==> flow/design.v <==
module i16_mul(
    input signed [15:0] A,
    input signed [15:0] B,
    output signed [31:0] P
);
assign P = A * B;
endmodule
module i18_mul(
    input signed [17:0] A,
    input signed [15:0] B_coef,
    output signed [33:0] P
);
assign P = A * B_coef;
endmodule
module i36_acc(
    input signed [33:0] A,
    input signed [31:0] B,
    input signed [35:0] _Z,
    output signed [35:0] S
);
wire signed [35:0] A_ext = {{2{A[33]}}, A};
wire signed [35:0] B_ext = {{4{B[31]}}, B};
assign S = A_ext + B_ext + _Z;
endmodule
module i36_delay(
    input CLK,
    input RST,
    input signed [35:0] STORE,
    output reg signed [35:0] READ
);
always @ (posedge CLK, negedge RST) begin
    if (!RST) begin
        READ <= 0;
    end else begin
        READ <= STORE;
    end
end
endmodule
module i36_trunc(
    input signed [35:0] A,
    output reg signed [15:0] B_sat,
    output reg signed [17:0] B
);
wire signed [35:0] shifted_inter = (A >>> 14);
wire signed [21:0] shifted = shifted_inter[21:0];
always @(*) begin
    B = $signed(shifted[17:0]);
    if (shifted > 22'sd32767) B_sat = 16'sd32767;
    else if (shifted < -22'sd32768) B_sat = -16'sd32768;
    else B_sat = $signed(shifted[15:0]);
end
endmodule
module i16_biquad(
    input CLK, RST,
    input unsigned [15:0] A,
    output signed [15:0] B,
    input signed [15:0] b_0,
    input signed [15:0] b_1,
    input signed [15:0] b_2,
    input signed [15:0] a_1,
    input signed [15:0] a_2
);
wire signed [17:0] feedback;
wire signed [31:0] P_b0;
wire signed [31:0] P_b1;
wire signed [31:0] P_b2;
wire signed [33:0] P_a1;
wire signed [33:0] P_a2;
wire signed [35:0] S_0;
wire signed [35:0] S_1;
wire signed [35:0] S_2;
wire signed [35:0] Z_0;
wire signed [35:0] Z_1;
i16_mul mul_b0(
    .A(A),
    .B(b_0),
    .P(P_b0)
);
i16_mul mul_b1(
    .A(A),
    .B(b_1),
    .P(P_b1)
);
i16_mul mul_b2(
    .A(A),
    .B(b_2),
    .P(P_b2)
);
i18_mul mul_a1(
    .A(feedback),
    .B_coef(a_1),
    .P(P_a1)
);
i18_mul mul_a2(
    .A(feedback),
    .B_coef(a_2),
    .P(P_a2)
);
i36_acc ACC_0(
    .A(P_a2),
    .B(P_b2),
    ._Z(36'sd0),
    .S(S_0)
);
i36_acc ACC_1(
    .A(P_a1),
    .B(P_b1),
    ._Z(Z_0),
    .S(S_1)
);
i36_acc ACC_2(
    .A(34'sd0),
    .B(P_b0),
    ._Z(Z_1),
    .S(S_2)
);
i36_delay DELAY_0(
    .CLK(CLK),
    .RST(RST),
    .STORE(S_0),
    .READ(Z_0)
);
i36_delay DELAY_1(
    .CLK(CLK),
    .RST(RST),
    .STORE(S_1),
    .READ(Z_1)
);
i36_trunc OUT(
    .A(S_2),
    .B(feedback),
    .B_sat(B)
);
endmodule
# Reports on i16_biquad
# What the tools print for i16_biquad, step after step.
# Line numbers count from 1 in the design file above.
# The mark - stands for no value.
# design
top_module	i16_biquad
clock_port	CLK
cell_library	sky130hd
corner	tt_025C_1v80

# Word level
# Source: Yosys, flattened and elaborated, memories not mapped. Widths are those after wreduce; folded enables and synchronous resets count as part of the registers. Registers that Yosys merges into a memory's read port (data or address) are not register bits. Print and check cells do not count. Equal cells are merged and count once.
# op_classes
n_addsub	4
mul	5
cmp	2
muxes	2
# op_table
op	n
16-bit by 16-bit multiplier with 32-bit output	3
18-bit by 16-bit multiplier with 34-bit output	2
34-bit by 32-bit adder with 35-bit output	2
32-bit by 36-bit adder with 36-bit output	1
35-bit by 35-bit adder with 36-bit output	1
16-bit two-way mux	2
22-bit by 16-bit greater-than comparator with 1-bit output with constant B	1
22-bit by 16-bit less-than comparator with 1-bit output with constant B	1
# word_totals
ff_bits	71
input_bits	98
word_cells	15

# Longest topological paths
# Depth = most cells in a row (Yosys ltp): at word level without a register or memory, in the mapped netlist without a sequential cell, where the memories' decode and read muxes count.
# logic_depth
depth_word	5
ABC_AREA	0
ltp_mapped	52

# Netlist
# The flow's flattened synthesis, as Yosys stat reports it; memories are mapped. The netlist is that of the ABC_AREA named above (0 if unset); the other value can give another one.
# mapped
cells	6004
area_um2	57450.1
ffs	71
# by_type
type	n	type_area_um2
sky130_fd_sc_hd__fa_1	1629	3.26E+04
sky130_fd_sc_hd__inv_1	1830	6.87E+03
sky130_fd_sc_hd__ha_1	402	5.03E+03
sky130_fd_sc_hd__and2_1	647	4.05E+03
sky130_fd_sc_hd__nand2_1	669	2.51E+03
sky130_fd_sc_hd__dfrtp_1	71	1.78E+03
sky130_fd_sc_hd__clkbuf_1	218	818.285
sky130_fd_sc_hd__xnor2_1	91	797.014
sky130_fd_sc_hd__a21oi_1	73	365.35
sky130_fd_sc_hd__a21o_1	46	345.331
sky130_fd_sc_hd__nand2b_1	45	281.52
sky130_fd_sc_hd__xor2_1	27	236.477
sky130_fd_sc_hd__nor2_1	51	191.434
sky130_fd_sc_hd__o21bai_1	18	135.13
sky130_fd_sc_hd__a21oi_2	14	122.618
sky130_fd_sc_hd__o21ai_0	24	120.115
sky130_fd_sc_hd__o21a_1	13	97.594
sky130_fd_sc_hd__nand4_1	10	62.56
# Not listed: further types 56, cells in them 126.
# By module: a second synthesis without flattening, with its own total; a netlist apart from the flattened one above.
# hier_totals
hier_cells	7025
hier_area_um2	62627.6
# Each row is one instance without its submodules.
# modules
module	instances	n_cells	mod_area_um2
i16_mul	3	1126	10035.9
i18_mul	2	1251	10975.5
i36_acc	3	337	2747.6
i36_delay	2	36	900.9
i36_trunc	1	61	520.5
i16_biquad	1	1	3.8

# Timing after synthesis
# Source: OpenSTA report_checks on the synthesized netlist (no wires, ideal clock, input and output delay 20% of the period each), path of least setup slack; recovery checks are left aside. Register names are those of the netlist, which keeps one name where synthesis merged equal registers.
# synth_path
path_kind	in2reg
startpoint	input A[15]
endpoint	register DELAY_1.READ[32]
clock_period_ps	16000
setup_ps	132
arrival_ps	15828
t_required_ps	15868
setup_slack_ps	41
delay_ps	12760
driving_pins	46
n_path_buf	3
period_less_setup_slack_ps	15959
# "delay_ps" = arrival - input delay + setup time.
# "driving_pins" counts driving pins, that of a launching flip-flop among them; a cell with two outputs on the path counts twice.
# "period_less_setup_slack_ps" = period - worst setup slack (recovery checks aside). The figure is calculated, with input and output delays left at 20% of the set period.
# The rows between start and end are the longest chain of elaborated cells between them; the timing report does not say that the signal goes this way. Where chains are equally long, one stands for them.
# A line is the first line of the expression or statement that the cell stems from. Yosys adds cells for indexed reads and writes and turns some case tables into memories.
# synth_between
cell_sequence	sky130_fd_sc_hd__clkbuf_1 sky130_fd_sc_hd__clkbuf_1 sky130_fd_sc_hd__nand2_1 sky130_fd_sc_hd__fa_1 sky130_fd_sc_hd__inv_1 sky130_fd_sc_hd__fa_1 sky130_fd_sc_hd__inv_1 sky130_fd_sc_hd__fa_1 sky130_fd_sc_hd__fa_1 sky130_fd_sc_hd__inv_1 sky130_fd_sc_hd__fa_1 sky130_fd_sc_hd__inv_1 sky130_fd_sc_hd__fa_1 sky130_fd_sc_hd__inv_1 sky130_fd_sc_hd__ha_1 sky130_fd_sc_hd__clkbuf_1 sky130_fd_sc_hd__a21o_1 sky130_fd_sc_hd__a21oi_1 [10 not listed] sky130_fd_sc_hd__inv_1 sky130_fd_sc_hd__fa_1 sky130_fd_sc_hd__inv_1 sky130_fd_sc_hd__fa_1 sky130_fd_sc_hd__inv_1 sky130_fd_sc_hd__fa_1 sky130_fd_sc_hd__inv_1 sky130_fd_sc_hd__fa_1 sky130_fd_sc_hd__inv_1 sky130_fd_sc_hd__ha_1 sky130_fd_sc_hd__a21o_1 sky130_fd_sc_hd__a21o_1 sky130_fd_sc_hd__a21oi_1 sky130_fd_sc_hd__o21ai_1 sky130_fd_sc_hd__a311o_1 sky130_fd_sc_hd__a2111oi_2 sky130_fd_sc_hd__nor3_1 sky130_fd_sc_hd__xor2_1
elab_chain_cells	5
# synth_lines
item	line_no	rtl
start, declared	55	input unsigned [15:0] A,
16-bit by 16-bit multiplier with 32-bit output	6	assign P = A * B;
32-bit by 36-bit adder with 36-bit output	23	assign S = A_ext + B_ext + _Z;
18-bit by 16-bit multiplier with 34-bit output	13	assign P = A * B_coef;
34-bit by 32-bit adder with 35-bit output	23
35-bit by 35-bit adder with 36-bit output	23
end, assigned	33	READ <= 0;
end, assigned	35	READ <= STORE;
end, declared	29	output reg signed [35:0] READ

# Timing after layout
# Path of least setup slack in the final report of job 1 (OpenROAD, finished layout, wires in). Where an end is a register, its clock arrival counts in the times.
# The path's times are printed in steps of 10 ps; the period is the one set.
# layout_path
path_kind	in2reg
startpoint	input b_0[2]
endpoint	register DELAY_0.READ[34]
clock_period_ps	13300
setup_ps	100
arrival_ps	15700
t_required_ps	13610
setup_slack_ps	-2090
driving_pins	49
n_path_buf	12
# The rows between start and end are the longest chain of elaborated cells between them; the timing report does not say that the signal goes this way. Where chains are equally long, one stands for them.
# layout_between
cell_sequence	sky130_fd_sc_hd__buf_12 sky130_fd_sc_hd__buf_12 sky130_fd_sc_hd__and2_4 sky130_fd_sc_hd__fa_2 sky130_fd_sc_hd__buf_6 sky130_fd_sc_hd__fa_2 sky130_fd_sc_hd__buf_12 sky130_fd_sc_hd__fa_1 sky130_fd_sc_hd__fa_1 sky130_fd_sc_hd__fa_1 sky130_fd_sc_hd__inv_1 sky130_fd_sc_hd__fa_1 sky130_fd_sc_hd__inv_2 sky130_fd_sc_hd__ha_4 sky130_fd_sc_hd__buf_6 sky130_fd_sc_hd__nand4_1 sky130_fd_sc_hd__o311a_4 sky130_fd_sc_hd__o21ai_4 [13 not listed] sky130_fd_sc_hd__inv_2 sky130_fd_sc_hd__fa_1 sky130_fd_sc_hd__fa_1 sky130_fd_sc_hd__inv_2 sky130_fd_sc_hd__fa_1 sky130_fd_sc_hd__inv_2 sky130_fd_sc_hd__ha_4 sky130_fd_sc_hd__nand4_1 sky130_fd_sc_hd__buf_6 sky130_fd_sc_hd__nor4_4 sky130_fd_sc_hd__o211ai_1 sky130_fd_sc_hd__buf_4 sky130_fd_sc_hd__o21ai_4 sky130_fd_sc_hd__buf_6 sky130_fd_sc_hd__o221ai_4 sky130_fd_sc_hd__o2111ai_2 sky130_fd_sc_hd__a21oi_2 sky130_fd_sc_hd__xnor2_1
elab_chain_cells	4
# layout_lines
item	line_no	rtl
start, declared	57	input signed [15:0] b_0,
16-bit by 16-bit multiplier with 32-bit output	6	assign P = A * B;
32-bit by 36-bit adder with 36-bit output	23	assign S = A_ext + B_ext + _Z;
18-bit by 16-bit multiplier with 34-bit output	13	assign P = A * B_coef;
34-bit by 32-bit adder with 35-bit output	23
end, assigned	33	READ <= 0;
end, assigned	35	READ <= STORE;
end, declared	29	output reg signed [35:0] READ

# Flow measurements of i16_biquad on sky130hd: 5 stored runs with different settings, listed in no order. Input and output delays are each 20% of the period that was set; the output load is 0.01 pF.
# "period_reached_ps" is the run's clock period less its worst setup slack. It is reckoned from that one timing run; input and output delays stay at 20% of the period that was set.
# "worst_path_allowed_less_slack_ps" is the time allowed to the run's worst setup path (the clock period less input and output delay, where it has them) less its slack. Clock arrival times count: a late capture clock shortens it, a late launch clock lengthens it.
# "worst_path_allowed_less_slack_ps" is given in steps of 10 ps.
# Among the settings, n/a means not set for that run.
# Among the results, n/a means that no value is shown for the run.
run name	CELL_PAD_IN_SITES_GLOBAL_PLACEMENT	CORE_ASPECT_RATIO	CORE_MARGIN	CORE_UTILIZATION	MIN_ROUTING_LAYER	PLACE_DENSITY_LB_ADDON	SLEW_MARGIN	period_ns	CAP_MARGIN	ABC_AREA	CELL_PAD_IN_SITES_DETAIL_PLACEMENT	CTS_CLUSTER_DIAMETER	GPL_ROUTABILITY_DRIVEN	GPL_TIMING_DRIVEN	HOLD_SLACK_MARGIN	SETUP_SLACK_MARGIN	TNS_END_PERCENT	CTS_CLUSTER_SIZE	post_route_stdcell_area_um2	worst_path_allowed_less_slack_ps	critical_path_type	final_util_pct	period_reached_ps	final_die_area_um2	ws_hold_ps	setup_worst_slack_ps	final_setup_tns_ps	synth_chip_area_um2
job 1	0	0.53	4	23	met2	0.19	35	13.3	20	n/a	n/a	n/a	n/a	n/a	n/a	n/a	n/a	n/a	70645.3	12730	in2reg	28.5	15394	258248.0	714	-2094	-59914	57450.1
job 2	n/a	n/a	2	40	n/a	n/a	20	15.8	20	n/a	n/a	n/a	n/a	n/a	n/a	n/a	n/a	n/a	65530.3	12290	in2reg	45.8	15454	146674.0	622	346	0	57450.1
job 3	0	0.94	7	68	met2	0.06	20	23.7	20	1	2	150	1	0	0.26	0.36	65	n/a	n/a	n/a	n/a	n/a	n/a	n/a	n/a	n/a	n/a	n/a
job 4	n/a	n/a	2	40	n/a	n/a	20	16.0	20	n/a	n/a	n/a	n/a	n/a	n/a	n/a	n/a	n/a	65395.2	12440	in2reg	45.7	15641	146674.0	611	359	0	57450.1
job 5	n/a	1.79	2	40	n/a	n/a	35	10.1	10	n/a	2	335	n/a	1	n/a	2.17	45	100	n/a	n/a	n/a	n/a	n/a	n/a	n/a	n/a	n/a	n/a
# Job 3: did not finish, placement stopped with DPL-0033
# Job 5: did not finish, routing stopped with GRT-0116
